==> flow/design.v <==
module FE_STAGE(
  input clk,
  input reset,
  input [1-1:0] from_DE_to_FE,
  input [(1 + 1 + 1 + 32 + 32 )-1:0] from_AGEX_to_FE,   
  input [4-1:0] from_MEM_to_FE,   
  input [4-1:0] from_WB_to_FE, 
  output [16-2-1:0] imem_addr,
  input  [32-1:0] imem_data,
  output[(32+32+32+4)-1:0] FE_latch_out
);
  reg [(32+32+32+4)-1:0] FE_latch;   
  reg [32-1:0] PC_FE_latch;  
  wire [32-1:0] inst_FE;   
  wire [32-1:0] pcplus_FE;   
  wire stall_pipe;  
  wire [(32+32+32+4)-1:0] FE_latch_contents; 
  wire from_AGEX_is_br;
  wire from_AGEX_is_jmp;
  wire from_AGEX_br_cond;
  wire [32-1:0] from_AGEX_br_target;
  wire [32-1:0] from_AGEX_jmp_target;
  reg after_branch;  
  wire busy_stall;
  assign imem_addr = PC_FE_latch[16-1:2];
  assign inst_FE = imem_data;
  assign FE_latch_out = FE_latch;
  assign pcplus_FE = PC_FE_latch + 32'd4;
  assign FE_latch_contents = { 
                                inst_FE,
                                PC_FE_latch, 
                                pcplus_FE,
                                4'b1111  
                                };
   assign  {
                              from_AGEX_is_br,
                              from_AGEX_is_jmp,
                              from_AGEX_br_cond,
                              from_AGEX_br_target,
                              from_AGEX_jmp_target
                              } = from_AGEX_to_FE; 
   assign {
            busy_stall
            } = from_DE_to_FE;
  assign stall_pipe = after_branch;
  always @ (posedge clk or posedge reset) begin
    if(reset) begin
      PC_FE_latch <= 32'h100;
      after_branch <= 0;
      end
    else if(!stall_pipe) begin
            if (((inst_FE[31:28] == 4'b0010) || (inst_FE[31:28] == 4'b0011)) && !busy_stall)  
                after_branch <= 1;
            if (!busy_stall)
                PC_FE_latch <= pcplus_FE;  
            else
                PC_FE_latch <= PC_FE_latch;  
         end
    else if ((from_AGEX_is_br || from_AGEX_is_jmp)) begin
        if (from_AGEX_is_jmp) begin
            PC_FE_latch <= from_AGEX_jmp_target;
            after_branch <= 0; 
        end   
        else if (from_AGEX_br_cond) begin
            PC_FE_latch <= from_AGEX_br_target;
            after_branch <= 0;  
            end
        else
            PC_FE_latch <= PC_FE_latch;
            if (inst_FE[31:28] == 4'b0010)
                after_branch <= 1;
            else
                after_branch <= 0;  
        end
      else
        PC_FE_latch <= PC_FE_latch;
  end
  always @ (posedge clk or posedge reset) begin
    if(reset) 
        begin 
        FE_latch <= {(32+32+32+4){1'b0}}; 
        end 
     else    
        begin
            if (stall_pipe && !busy_stall && !(inst_FE[31:28] == 4'b0010))
                FE_latch <= {(32+32+32+4){1'b0}};  
            else if (!busy_stall)
                FE_latch <= FE_latch_contents; 
        end  
  end
endmodule
module DE_STAGE(
  input clk,
  input reset,
  input [(32+32+32+4)-1:0] from_FE_latch,
  input [(1 + 1 + 1 + 32 + 32 )-1:0] from_AGEX_to_DE,  
  input [4-1:0] from_MEM_to_DE,     
  input [(1 + 1 + 4 + 32 + 32)-1:0] from_WB_to_DE,  
  output [1-1:0] from_DE_to_FE,   
  output[(32+32+32+6+8+32+32+32 + 1 + 1 + 1 + 1 + 1+ 4 + 8 + 4)-1:0] DE_latch_out
);
  reg [(32+32+32+6+8+32+32+32 + 1 + 1 + 1 + 1 + 1+ 4 + 8 + 4)-1:0] DE_latch;
  reg [32-1:0] regs [(1 << 4)-1:0];
  reg [32-1:0] bb_table;  
  wire [32-1:0] inst_DE; 
  wire [32-1:0] inst_logic;
  wire clear_bubble_reg;
  wire [32-1:0] PC_DE;
  wire [32-1:0] pcplus_DE; 
  wire [6-1:0] op1_DE;
  wire [8-1:0] op2_DE;
  wire [16-1:0] imm_DE;
  wire [4-1:0] rd_DE;
  wire [4-1:0] rs_DE;
  wire [4-1:0] rt_DE;
  wire signed [32-1:0] regval1_DE;
  wire signed [32-1:0] regval2_DE;
  wire signed [32-1:0] sxt_imm_DE;
  wire is_br_DE;
  wire is_jmp_DE;
  wire writes_rt;
  wire rd_mem_DE;
  wire wr_mem_DE;
  wire wr_reg_DE;
  wire [4-1:0] wregno_DE;
  reg [32-1:0] prev_inst;
  reg should_bubble;
  wire busy_stall;
  reg [4-1:0] prev_write;
  reg prev_wr_reg_DE;
  wire[(32+32+32+6+8+32+32+32 + 1 + 1 + 1 + 1 + 1+ 4 + 8 + 4)-1:0] DE_latch_contents; 
  wire[4-1:0] bus_canary_DE; 
  wire from_WB_write;
  wire from_WB_readmem;
  wire [4-1:0] from_WB_regno;
  wire [32-1:0] from_WB_memval;
  wire [32-1:0] from_WB_aluval;
  wire from_AGEX_is_br;
  wire from_AGEX_is_jmp;
  wire from_AGEX_br_cond;
  wire [32-1:0] from_AGEX_br_target;
  wire [32-1:0] from_AGEX_jmp_target;
  assign op1_DE = inst_DE[31:26];   
  assign op2_DE = inst_DE[25:18];
  assign imm_DE = inst_DE[23:8];
  assign rd_DE = inst_DE[11:8];
  assign rs_DE = inst_DE[7:4];
  assign rt_DE = inst_DE[3:0];
  assign regval1_DE = regs[rs_DE];
  assign regval2_DE = regs[rt_DE];
  assign writes_rt = ((op1_DE == 6'b010010) || (inst_DE[31] == 1'b1) || (is_jmp_DE));
  assign is_br_DE = (inst_DE[31:28] == 4'b0010);
  assign is_jmp_DE = (inst_DE[31:28] == 4'b0011);
  assign rd_mem_DE = (op1_DE == 6'b010010);  
  assign wr_reg_DE = (writes_rt || (op1_DE == 6'b000000));
  assign wr_mem_DE = (op1_DE == 6'b011010);  
  assign wregno_DE = (writes_rt) ? rt_DE : rd_DE;
  assign DE_latch_out = DE_latch; 
  SXT mysxt (.IN(imm_DE), .OUT(sxt_imm_DE));
  assign {
            inst_DE,
            PC_DE, 
            pcplus_DE,
            bus_canary_DE 
            }  = from_FE_latch;   
  assign {
    from_WB_write,  
    from_WB_readmem,  
    from_WB_regno,  
    from_WB_memval,  
    from_WB_aluval   
  } = from_WB_to_DE;
  assign {
    from_AGEX_is_br,
    from_AGEX_is_jmp,
    from_AGEX_br_cond,
    from_AGEX_br_target,
    from_AGEX_jmp_target
  } = from_AGEX_to_DE;
  assign from_DE_to_FE = {busy_stall};
  wire busy_rs;
  wire busy_rt;
  assign busy_rs = bb_table[rs_DE];
  assign busy_rt = bb_table[rt_DE];
  assign busy_stall = 0;  
    assign DE_latch_contents = {
                                  inst_DE,                         
                                  PC_DE,
                                  pcplus_DE,
                                  op1_DE,
                                  op2_DE,
                                  regval1_DE,
                                  regval2_DE,
                                  sxt_imm_DE,
                                  is_br_DE,
                                  is_jmp_DE,
                                  rd_mem_DE,
                                  wr_mem_DE,
                                  wr_reg_DE,
                                  wregno_DE,
                                  rs_DE,
                                  rt_DE,
                                   bus_canary_DE 
                                  }; 
  always @ (negedge clk or posedge reset) begin
    if(reset) begin
	  	regs[0] <= {32{1'b0}};
	  	regs[1] <= {32{1'b0}};
	   	regs[2] <= {32{1'b0}};
		  regs[3] <= {32{1'b0}};
	  	regs[4] <= {32{1'b0}};
		  regs[5] <= {32{1'b0}};
		  regs[6] <= {32{1'b0}};
		  regs[7] <= {32{1'b0}};
		  regs[8] <= {32{1'b0}};
		  regs[9] <= {32{1'b0}};
		  regs[10] <= {32{1'b0}};
		  regs[11] <= {32{1'b0}};
		  regs[12] <= {32{1'b0}};
		  regs[13] <= {32{1'b0}};
		  regs[14] <= {32{1'b0}};
		  regs[15] <= {32{1'b0}}; 
		  bb_table <= 0;
     end else begin
        if (from_WB_write) begin
            regs[from_WB_regno] <= (from_WB_readmem) ? from_WB_memval : from_WB_aluval;
            bb_table[from_WB_regno] <= 0;  
        end
        if (prev_wr_reg_DE)
            bb_table[prev_write] <= 1;   
     end
  end
  always @ (posedge clk or posedge reset) begin
    if(reset) begin
      DE_latch <= {(32+32+32+6+8+32+32+32 + 1 + 1 + 1 + 1 + 1+ 4 + 8 + 4){1'b0}};
      should_bubble <= 0;
      prev_write <= 0;
      prev_wr_reg_DE <= 0;
      end
     else begin
     if (busy_stall || should_bubble)
        DE_latch <= {(32+32+32+6+8+32+32+32 + 1 + 1 + 1 + 1 + 1+ 4 + 8 + 4){1'b0}};
     else
        DE_latch <= DE_latch_contents;
      if (!busy_stall) begin
        prev_wr_reg_DE <= wr_reg_DE;
        if (wr_reg_DE)                                        
            prev_write <= wregno_DE;
        end
      else begin
        prev_wr_reg_DE <= 0;
        prev_write <= 0;
        end
      if ((!should_bubble) && (!busy_stall))       
        should_bubble <= (is_br_DE || is_jmp_DE);
      else if ((from_AGEX_is_br || from_AGEX_is_jmp))
        should_bubble <= 0;
     end
  end
endmodule
module SXT(IN, OUT);
  parameter IBITS = 16;
  parameter OBITS = 32;
  input  [IBITS-1:0] IN;
  output [OBITS-1:0] OUT;
  assign OUT = {{(OBITS-IBITS){IN[IBITS-1]}}, IN};
endmodule
module AGEX_STAGE(
  input clk,
  input reset,
  input [4 + 1 + 32-1:0] from_MEM_to_AGEX,    
  input [4 + 1 + 32-1:0] from_WB_to_AGEX,   
  input [(32+32+32+6+8+32+32+32 + 1 + 1 + 1 + 1 + 1+ 4 + 8 + 4)-1:0] from_DE_latch,
  output[(32+32+32 + 32 + 1 + 1 + 1 + 4 + 4)-1:0] AGEX_latch_out,
  output[(1 + 1 + 1 + 32 + 32 )-1:0] from_AGEX_to_FE,
  output[(1 + 1 + 1 + 32 + 32 )-1:0] from_AGEX_to_DE
);
  reg [(32+32+32 + 32 + 1 + 1 + 1 + 4 + 4)-1:0] AGEX_latch; 
  assign AGEX_latch_out = AGEX_latch;
  wire[(32+32+32 + 32 + 1 + 1 + 1 + 4 + 4)-1:0] AGEX_latch_contents; 
  wire [32-1:0]inst_AGEX; 
  wire [32-1:0]PC_AGEX;
  wire [32-1:0]pcplus_AGEX; 
  wire [6-1:0] op1_AGEX;
  wire [8-1:0] op2_AGEX;
  wire [16-1:0] imm_AGEX;
  wire signed [32-1:0] regval1_AGEX;
  wire signed [32-1:0] regval2_AGEX;
  wire signed [32-1:0] sxt_imm_AGEX;
  wire signed [32-1:0] raw1;
  wire signed [32-1:0] raw2;
  wire forward_check1EX;
  wire forward_check2EX;
  wire forward_check1MEM;
  wire forward_check2MEM;
  wire [3:0] ex_dest;
  wire ex_write;
  wire [32-1:0] alu_forward; 
  wire [3:0] memwb_dest;
  wire memwb_write;
  wire [32-1:0] wb_forward;
  wire is_br_AGEX;
  wire is_jmp_AGEX;
  wire rd_mem_AGEX;
  wire wr_mem_AGEX;
  wire wr_reg_AGEX;
  wire [4-1:0] wregno_AGEX;
  reg br_cond_AGEX;
  reg [32-1:0] aluout_AGEX; 
  wire[32-1:0] pctarget_AGEX;
  wire[32-1:0] pctarget_AGEX_JMP; 
  wire[3:0] incoming_reg1;
  wire[3:0] incoming_reg2;
  wire[4-1:0] bus_canary_AGEX; 
  always @ (op1_AGEX or regval1_AGEX or regval2_AGEX) begin
    case (op1_AGEX)
      6'b001000 : br_cond_AGEX = (regval1_AGEX == regval2_AGEX);
      6'b001001 : br_cond_AGEX = (regval1_AGEX < regval2_AGEX);
      6'b001010 : br_cond_AGEX = (regval1_AGEX <= regval2_AGEX);
      6'b001011 : br_cond_AGEX = (regval1_AGEX != regval2_AGEX);
      default : br_cond_AGEX = 1'b0;
    endcase
  end
  always @ (op1_AGEX or op2_AGEX or regval1_AGEX or regval2_AGEX or sxt_imm_AGEX) begin
    if(op1_AGEX == 6'b000000)
      case (op2_AGEX)
			8'b00001000	 : aluout_AGEX = {31'b0, regval1_AGEX == regval2_AGEX};
			8'b00001001	 : aluout_AGEX = {31'b0, regval1_AGEX < regval2_AGEX};
		    8'b00001010  : aluout_AGEX = {31'b0, regval1_AGEX <= regval2_AGEX};
		    8'b00001011  : aluout_AGEX = {31'b0, regval1_AGEX != regval2_AGEX};
		    8'b00100000  : aluout_AGEX = (regval1_AGEX + regval2_AGEX);
		    8'b00100100  : aluout_AGEX = (regval1_AGEX & regval2_AGEX);
		    8'b00100101  : aluout_AGEX = (regval1_AGEX | regval2_AGEX);
		    8'b00100110  : aluout_AGEX = (regval1_AGEX ^ regval2_AGEX);
		    8'b00101000  : aluout_AGEX = (regval1_AGEX - regval2_AGEX);
		    8'b00101100  : aluout_AGEX = (~(regval1_AGEX & regval2_AGEX));
		    8'b00101101  : aluout_AGEX = (~(regval1_AGEX | regval2_AGEX));
		    8'b00101110  : aluout_AGEX = (~(regval1_AGEX ^ regval2_AGEX));
		    8'b00110000  : aluout_AGEX = (regval1_AGEX >> regval2_AGEX);
		    8'b00110001  : aluout_AGEX = (regval1_AGEX << regval2_AGEX);
			default	 : aluout_AGEX = {32{1'b0}};
		endcase
	 else if(op1_AGEX == 6'b010010 || op1_AGEX == 6'b011010 || op1_AGEX == 6'b100000)
		aluout_AGEX = regval1_AGEX + sxt_imm_AGEX;
	 else if(op1_AGEX == 6'b100100)
		aluout_AGEX = regval1_AGEX & sxt_imm_AGEX;
	 else if(op1_AGEX == 6'b100101)
		aluout_AGEX = regval1_AGEX | sxt_imm_AGEX;
	 else if(op1_AGEX == 6'b100110)
		aluout_AGEX = regval1_AGEX ^ sxt_imm_AGEX;
     else if(op1_AGEX == 6'b001100)
        aluout_AGEX = PC_AGEX + 4;  
	 else
		aluout_AGEX = {32{1'b0}};
	 end
    assign pctarget_AGEX = PC_AGEX + 4 + 4 * sxt_imm_AGEX;
    assign pctarget_AGEX_JMP = regval1_AGEX + 4 * sxt_imm_AGEX;
    assign {
      ex_dest,
      ex_write,
      alu_forward
    } = from_MEM_to_AGEX;
    assign {
      memwb_dest,
      memwb_write,
      wb_forward
    } = from_WB_to_AGEX;
    wire[4-1:0] in_destex;
    wire[4-1:0] raw_destex;
    assign in_destex = raw_destex;
    wire forward_checkDESTEX;
    assign forward_check1EX = ((incoming_reg1 == ex_dest) & ex_write);
    assign forward_check2EX = ((incoming_reg2 == ex_dest) & ex_write);
    assign forward_checkDESTEX = (((in_destex == ex_dest) & ex_write) & (op1_AGEX == 6'b010010 || op1_AGEX == 6'b011010 || op1_AGEX == 6'b100000));
    assign forward_check1MEM = (memwb_write & (memwb_dest == incoming_reg1) & (~(ex_dest == incoming_reg1) || (ex_write == 0)));
    assign forward_check2MEM = (memwb_write & (memwb_dest == incoming_reg2) & (~(ex_dest == incoming_reg2) || (ex_write == 0)));
    assign forward_checkDESTMEM = ((memwb_write & (memwb_dest == in_destex) & (~(ex_dest == in_destex) || (ex_write == 0))) & (op1_AGEX == 6'b010010 || op1_AGEX == 6'b011010 || op1_AGEX == 6'b100000));
    assign regval1_AGEX = forward_check1EX ? alu_forward : (forward_check1MEM ? wb_forward : raw1);
    assign regval2_AGEX = forward_check2EX ? alu_forward : (forward_check2MEM ? wb_forward : raw2);
    assign wregno_AGEX = in_destex;
    assign  {
                                  inst_AGEX,
                                  PC_AGEX,
                                  pcplus_AGEX,
                                  op1_AGEX,
                                  op2_AGEX,
                                  raw1,
                                  raw2,
                                  sxt_imm_AGEX,                                
                                  is_br_AGEX,
                                  is_jmp_AGEX,
                                  rd_mem_AGEX,
                                  wr_mem_AGEX,
                                  wr_reg_AGEX,
                                  raw_destex,
                                  incoming_reg1,
                                  incoming_reg2,
                                  bus_canary_AGEX
                                  } = from_DE_latch; 
  assign AGEX_latch_contents = {
                                inst_AGEX,
                                PC_AGEX,
                                aluout_AGEX,
                                regval2_AGEX,
                                rd_mem_AGEX,
                                wr_mem_AGEX,
                                wr_reg_AGEX,
                                wregno_AGEX,
                                bus_canary_AGEX     
                                 }; 
  assign from_AGEX_to_FE = {
                                is_br_AGEX,  
                                is_jmp_AGEX,  
                                br_cond_AGEX,  
                                pctarget_AGEX,  
                                pctarget_AGEX_JMP  
                                 }; 
  assign from_AGEX_to_DE = {
                                is_br_AGEX,  
                                is_jmp_AGEX,  
                                br_cond_AGEX,  
                                pctarget_AGEX,  
                                pctarget_AGEX_JMP  
                                 };
  always @ (posedge clk or posedge reset) begin
    if(reset) begin
      AGEX_latch <= {(32+32+32 + 32 + 1 + 1 + 1 + 4 + 4){1'b0}};
        end 
    else 
        begin
            AGEX_latch <= AGEX_latch_contents ;
        end 
  end
endmodule
module MEM_STAGE(
  input clk,
  input reset,
  input  [3:0] KEY,
  output [16-2-1:0] dmem_addr,
  output [32-1:0] dmem_wdata,
  output dmem_we,
  output dmem_re,
  input  [32-1:0] dmem_rdata,
  input [4-1:0] from_WB_to_MEM,  
  input [(32+32+32 + 32 + 1 + 1 + 1 + 4 + 4)-1:0] from_AGEX_latch, 
  output[(32+32+32 +32 + 32 + 1 + 1 + 4 + 1 + 32 + 32 + 4)-1:0] MEM_latch_out,
  output[4-1:0] from_MEM_to_FE,
  output[4-1:0] from_MEM_to_DE,
  output[4 + 1 + 32-1:0] from_MEM_to_AGEX
);
  reg [(32+32+32 +32 + 32 + 1 + 1 + 4 + 1 + 32 + 32 + 4)-1:0] MEM_latch; 
  wire[(32+32+32 +32 + 32 + 1 + 1 + 4 + 1 + 32 + 32 + 4)-1:0] MEM_latch_contents; 
  wire [32-1:0] rd_val_MEM; 
  wire [32-1:0] memaddr_MEM; 
  wire [32-1:0] inst_MEM; 
  wire [32-1:0] PC_MEM;
  wire [32-1:0] aluout_MEM; 
  wire [32-1:0] regval2_MEM;
  wire rd_mem_MEM;
  wire wr_mem_MEM;
  wire wr_reg_MEM;
  wire [4-1:0] wregno_MEM;
  wire [32-1:0 ] regval_MEM;  
   wire [4-1:0] bus_canary_MEM;
  assign rd_val_MEM = (memaddr_MEM == 32'hFFFFF080) ? {{(32-4){1'b0}}, ~KEY} :
  								dmem_rdata;
  assign dmem_addr = memaddr_MEM[16-1:2];
  assign dmem_wdata = regval2_MEM;
  assign dmem_we = wr_mem_MEM;
  assign dmem_re = rd_mem_MEM;
   assign MEM_latch_out = MEM_latch; 
   assign memaddr_MEM = aluout_MEM;
   assign regval_MEM = 0;
   assign {
                                inst_MEM,
                                PC_MEM,
                                aluout_MEM,
                                regval2_MEM,
                                rd_mem_MEM,
                                wr_mem_MEM,
                                wr_reg_MEM,
                                wregno_MEM,
                                 bus_canary_MEM
                                 } = from_AGEX_latch;  
   assign MEM_latch_contents = {
                                inst_MEM,
                                PC_MEM,
                                memaddr_MEM,
                                regval_MEM,
                                regval2_MEM, 
                                wr_mem_MEM,
                                wr_reg_MEM,
                                wregno_MEM,
                                rd_mem_MEM,  
                                rd_val_MEM,  
                                aluout_MEM,  
                              bus_canary_MEM                   
   };
   assign from_MEM_to_AGEX = {
                                wregno_MEM,
                                wr_reg_MEM,
                                aluout_MEM
   };
  always @ (posedge clk or posedge reset) begin
    if(reset) begin
        MEM_latch <= {(32+32+32 +32 + 32 + 1 + 1 + 4 + 1 + 32 + 32 + 4){1'b0}}; 
    end
    else 
     begin 
        MEM_latch <= MEM_latch_contents;
     end 
  end
endmodule
module WB_STAGE(
  input clk,
  input reset,  
  input [(32+32+32 +32 + 32 + 1 + 1 + 4 + 1 + 32 + 32 + 4)-1:0] from_MEM_latch,
  output[4-1:0] from_WB_to_FE,
  output[(1 + 1 + 4 + 32 + 32)-1:0] from_WB_to_DE,  
  output[4 + 1 + 32-1:0] from_WB_to_AGEX,
  output[4-1:0] from_WB_to_MEM,
  output [6:0] HEX0,
  output [6:0] HEX1, 
  output [9:0] LEDR 
);
  wire [32-1:0]inst_WB; 
  wire [32-1:0]PC_WB;
  wire [32-1:0] memaddr_WB; 
  wire [32-1:0] regval_WB; 
  wire [32-1:0] regval2_WB;
  wire wr_mem_WB;
  wire wr_reg_WB;
  wire [4-1:0] wregno_WB;
  wire [4-1:0] bus_canary_WB;
  reg [23:0] HEX_out; 
  reg [9:0] LEDR_out; 
  wire rd_mem_WB;
  wire [32-1:0] rd_val_WB;
  wire [32-1:0] aluout_WB;
 always @ (posedge clk or posedge reset) begin
    if(reset)
	   HEX_out <= 24'hFEDEAD;
	 else if(wr_mem_WB && (memaddr_WB == 32'hFFFFF000))
      HEX_out <= regval2_WB[24-1:0];
  end
  assign HEX0 = HEX_out[3:0];  
  assign HEX1 = HEX_out[7:4];
   assign {
                                inst_WB,                        
                                PC_WB,
                                memaddr_WB,
                                regval_WB,
                                regval2_WB,
                                wr_mem_WB,
                                wr_reg_WB,
                                wregno_WB,
                                rd_mem_WB,
                                rd_val_WB, 
                                aluout_WB, 
                                 bus_canary_WB 
                                 } = from_MEM_latch; 
   assign from_WB_to_DE = {
                                wr_reg_WB,  
                                rd_mem_WB,  
                                wregno_WB,  
                                rd_val_WB,  
                                aluout_WB   
   };
   assign from_WB_to_AGEX = {
                                wregno_WB,
                                wr_reg_WB,
                                aluout_WB
   };
   always @ (posedge clk or posedge reset) begin
    if(reset)
	   LEDR_out <= 0;
	 else if(wr_mem_WB && (memaddr_WB == 32'hFFFFF020))
      LEDR_out <= regval2_WB[10-1:0];
  end
  assign LEDR = LEDR_out;
endmodule 
module project3_frame(
  input        CLOCK_50,
  input        RESET_N,
  input  [3:0] KEY,
  output [6:0] HEX0,
  output [6:0] HEX1,
  output [9:0] LEDR,
  output [16-2-1:0] imem_addr,
  input  [32-1:0] imem_data,
  output [16-2-1:0] dmem_addr,
  output [32-1:0] dmem_wdata,
  output dmem_we,
  output dmem_re,
  input  [32-1:0] dmem_rdata
);
 wire clk;
 wire reset; 
  assign clk = CLOCK_50;
  assign reset = !RESET_N;
  wire [(32+32+32+4)-1:0] FE_latch_out; 
  wire [(32+32+32+6+8+32+32+32 + 1 + 1 + 1 + 1 + 1+ 4 + 8 + 4)-1:0] DE_latch_out; 
  wire [(32+32+32 + 32 + 1 + 1 + 1 + 4 + 4)-1:0] AGEX_latch_out; 
  wire [(32+32+32 +32 + 32 + 1 + 1 + 4 + 1 + 32 + 32 + 4)-1:0] MEM_latch_out;
  wire [1-1:0] from_DE_to_FE;
  wire [(1 + 1 + 1 + 32 + 32 )-1:0] from_AGEX_to_FE;
  wire [4-1:0] from_MEM_to_FE;
  wire [4-1:0] from_WB_to_FE;
  wire [(1 + 1 + 1 + 32 + 32 )-1:0] from_AGEX_to_DE;
  wire [4-1:0] from_MEM_to_DE;
  wire [(1 + 1 + 4 + 32 + 32)-1:0] from_WB_to_DE;
  wire [4 + 1 + 32-1:0] from_MEM_to_AGEX;
  wire [4 + 1 + 32-1:0] from_WB_to_AGEX;
  wire [4-1:0] from_WB_to_MEM;
FE_STAGE my_FE_stage(
    .clk(clk), 
    .reset(reset), 
    .from_DE_to_FE(from_DE_to_FE),
    .from_AGEX_to_FE(from_AGEX_to_FE),
    .from_MEM_to_FE(from_MEM_to_FE),
    .from_WB_to_FE(from_WB_to_FE),
    .imem_addr(imem_addr),
    .imem_data(imem_data),
    .FE_latch_out(FE_latch_out)); 
DE_STAGE my_DE_stage(
  .clk(clk),
  .reset(reset),
  .from_FE_latch(FE_latch_out),
  .from_AGEX_to_DE(from_AGEX_to_DE),  
  .from_MEM_to_DE(from_MEM_to_DE),     
  .from_WB_to_DE(from_WB_to_DE), 
  .from_DE_to_FE(from_DE_to_FE),   
  .DE_latch_out(DE_latch_out)
);
AGEX_STAGE my_AGEX_stage(
  .clk(clk),
  .reset(reset),
  .from_MEM_to_AGEX(from_MEM_to_AGEX),    
  .from_WB_to_AGEX(from_WB_to_AGEX),   
  .from_DE_latch(DE_latch_out),
  .AGEX_latch_out(AGEX_latch_out),
  .from_AGEX_to_FE(from_AGEX_to_FE),
  .from_AGEX_to_DE(from_AGEX_to_DE)
);
MEM_STAGE my_MEM_stage(
  .clk(clk),
  .reset(reset),
  .KEY(KEY),
  .dmem_addr(dmem_addr),
  .dmem_wdata(dmem_wdata),
  .dmem_we(dmem_we),
  .dmem_re(dmem_re),
  .dmem_rdata(dmem_rdata),
  .from_WB_to_MEM(from_WB_to_MEM),  
  .from_AGEX_latch(AGEX_latch_out), 
  .MEM_latch_out(MEM_latch_out),
  .from_MEM_to_FE(from_MEM_to_FE),
  .from_MEM_to_DE(from_MEM_to_DE),
  .from_MEM_to_AGEX(from_MEM_to_AGEX)
);     
WB_STAGE my_WB_stage(
  .clk(clk),
  .reset(reset),  
  .from_MEM_latch(MEM_latch_out),
  .from_WB_to_FE(from_WB_to_FE),
  .from_WB_to_DE(from_WB_to_DE),  
  .from_WB_to_AGEX(from_WB_to_AGEX),
  .from_WB_to_MEM(from_WB_to_MEM),
  .HEX0(HEX0),
  .HEX1(HEX1), 
  .LEDR(LEDR) 
);
endmodule
# ---- Step by step through the tools: project3_frame
# Tool output for the design above before and after an edit, in the order of the flow.
# "before" refers to lines of the RTL above, "after" to lines of the edited file.
# "delta": "after" minus "before" as printed here. "change_rel_pct": 100 x difference / "before".
# Cell names lack the library's common part.
# A cell with - has no value.
dict set report inputs {
  design {project3_frame}
  clock {CLOCK_50}
  library {sky130hd}
  pvt_corner {tt_025C_1v80}
}

# ---- Edit of the RTL
# Unified diff, file above to edited file.
# A script made this edit. It changes what the design does and was not meant as an optimisation.
# begin of diff
@@ -588,5 +588,5 @@
   output [9:0] LEDR,
   output [16-2-1:0] imem_addr,
-  input  [32-1:0] imem_data,
+  input  [32-1:0] imem_data_pin,
   output [16-2-1:0] dmem_addr,
   output [32-1:0] dmem_wdata,
@@ -595,4 +595,6 @@
   input  [32-1:0] dmem_rdata
 );
+ reg [32-1:0] imem_data;
+ always @(posedge CLOCK_50) imem_data <= imem_data_pin;
  wire clk;
  wire reset; 
# end of diff

# ---- After elaboration
# Source: Yosys, flattened and elaborated. Widths are those after wreduce. Registers that Yosys merges into a memory's read port (data or address) are not register bits. Print and check cells do not count.
# element before after delta change_rel_pct
set word_totals {}
lappend word_totals {ff_bits 1073 1105 32 2.98}
lappend word_totals {in_bits 70 70 0 0.00}
# element before after delta change_rel_pct
set classes {}
lappend classes {add_sub_neg 7 7 0 0.00}
lappend classes {compare 2 2 0 0.00}
lappend classes {n_eq 89 89 0 0.00}
lappend classes {n_shift 2 2 0 0.00}
lappend classes {n_mux 29 29 0 0.00}
lappend classes {n_logic 19 19 0 0.00}
lappend classes {reduce_and_logical 36 36 0 0.00}
# Unchanged operator kinds not shown: 43.

# ---- Depth
# Yosys ltp: most cells in a row. Word level: on the elaborated netlist, between registers, memories and ports. Mapped: between sequential cells and ports; inverters and the memories' decode and read muxes count.
# element before after delta change_rel_pct
set logic_depth {}
lappend logic_depth {depth_word 12 12 0 0.00}
lappend logic_depth {ABC_AREA 0 0 - -}
lappend logic_depth {ltp_mapped 24 24 0 0.00}
lappend logic_depth {ltp_nobuf 19 19 0 0.00}

# ---- After synthesis
# Yosys stat after the flow's synthesis: flattened, memories mapped to cells. It holds for the ABC_AREA given above (unset counts as 0); a run with the other value may have another netlist.
# element before after delta change_rel_pct
set synth_totals {}
lappend synth_totals {cell_count 6277 6309 32 0.51}
lappend synth_totals {area_mm2 0.0550616 0.0557022 0.0006406 1.16}
lappend synth_totals {seq_area_mm2 0.0229545 0.0235951 0.0006406 2.79}
lappend synth_totals {flip_flops 917 949 32 3.49}
lappend synth_totals {n_buf 542 542 0 0.00}
# cell_type before after delta
set by_type {}
lappend by_type {dfxtp_1 0 32 32}
# Unchanged cell types not shown: 88.
# The figures by module come from a second, unflattened synthesis with its own total; it is not the netlist above.
# element before after delta change_rel_pct
set unflattened {}
lappend unflattened {cells_unflattened 7566 7598 32 0.42}
lappend unflattened {hier_area_mm2 0.0689098 0.0695505 0.0006407 0.93}
# Each row is one instance without its submodules.
# module n_inst cells mod_area_mm2 seq_area_mm2
set by_module_before {}
lappend by_module_before {DE_STAGE 1 3440 0.0331343 0.0179672}
lappend by_module_before {AGEX_STAGE 1 2949 0.0218259 0.0034783}
lappend by_module_before {FE_STAGE 1 593 0.0061784 0.0032043}
lappend by_module_before {MEM_STAGE 1 380 0.0058043 0.0042791}
lappend by_module_before {WB_STAGE 1 171 0.0017229 0.0004567}
lappend by_module_before {SXT 1 32 0.0002402 0}
lappend by_module_before {project3_frame 1 1 0.0000038 0}
# module n_inst cells mod_area_mm2 seq_area_mm2
set by_module_after {}
lappend by_module_after {DE_STAGE 1 3440 0.0331343 0.0179672}
lappend by_module_after {AGEX_STAGE 1 2949 0.0218259 0.0034783}
lappend by_module_after {FE_STAGE 1 593 0.0061784 0.0032043}
lappend by_module_after {MEM_STAGE 1 380 0.0058043 0.0042791}
lappend by_module_after {WB_STAGE 1 171 0.0017229 0.0004567}
lappend by_module_after {project3_frame 1 33 0.0006444 0.0006406}
lappend by_module_after {SXT 1 32 0.0002402 0}

# ---- Flow runs
# Both versions went through the flow (Yosys, OpenROAD) with the same settings in each pair. Constraints: input delay and output delay 20% of the set period each, output load 0.01 pF.
dict set report flow_settings_set_A {
  CORE_UTILIZATION 40
  period_ns 6.98
  CAP_MARGIN 20
  CORE_MARGIN 2
  SLEW_MARGIN 20
}
# element before after delta change_rel_pct
set measured_set_A {}
lappend measured_set_A {synth_area_mm2 0.0550616 0.0557022 0.0006406 1.16}
lappend measured_set_A {design.die.area_mm2 0.140636 0.142257 0.001621 1.15}
lappend measured_set_A {post_route_stdcell_area_mm2 0.0626701 0.0629291 0.0002590 0.41}
lappend measured_set_A {finish.utilization_pct 45.8 45.7 -0.1 -}
lappend measured_set_A {final_setup_ws_ns 0.762 0.699 -0.063 -}
lappend measured_set_A {timing.setup.tns_ns 0.000 0.000 0.000 -}
lappend measured_set_A {hold_ws_ns 0.349 0.305 -0.044 -}
lappend measured_set_A {final_power_uw 32837 32977 140 0.43}
lappend measured_set_A {timing.achieved_period_ns - 6.281 - -}
dict set report flow_settings_set_B {
  ABC_AREA 0
  CELL_PAD_IN_SITES_DETAIL_PLACEMENT 0
  CELL_PAD_IN_SITES_GLOBAL_PLACEMENT 0
  CORE_MARGIN 10
  CORE_UTILIZATION 36
  CTS_CLUSTER_SIZE 65
  GPL_ROUTABILITY_DRIVEN 1
  PLACE_DENSITY 0.89
  SLEW_MARGIN 0
  TNS_END_PERCENT 30
  period_ns 9.32
  CAP_MARGIN 20
}
# element before after delta change_rel_pct
set measured_set_B {}
lappend measured_set_B {synth_area_mm2 0.0550616 0.0557022 0.0006406 1.16}
lappend measured_set_B {design.die.area_mm2 0.168991 0.170862 0.001871 1.11}
lappend measured_set_B {post_route_stdcell_area_mm2 0.0620157 0.0628215 0.0008058 1.30}
lappend measured_set_B {finish.utilization_pct 40.8 40.8 0.0 -}
lappend measured_set_B {final_setup_ws_ns 1.803 1.675 -0.128 -}
lappend measured_set_B {timing.setup.tns_ns 0.000 0.000 0.000 -}
lappend measured_set_B {hold_ws_ns 0.354 0.346 -0.008 -}
lappend measured_set_B {final_power_uw 23729 24500 771 3.25}
# "timing.achieved_period_ns" = clock period - worst setup slack. The figure is calculated, with input and output delays left at 20% of the set period.
# "final_power_uw" is the tool's figure for a default switching activity; nothing was simulated.
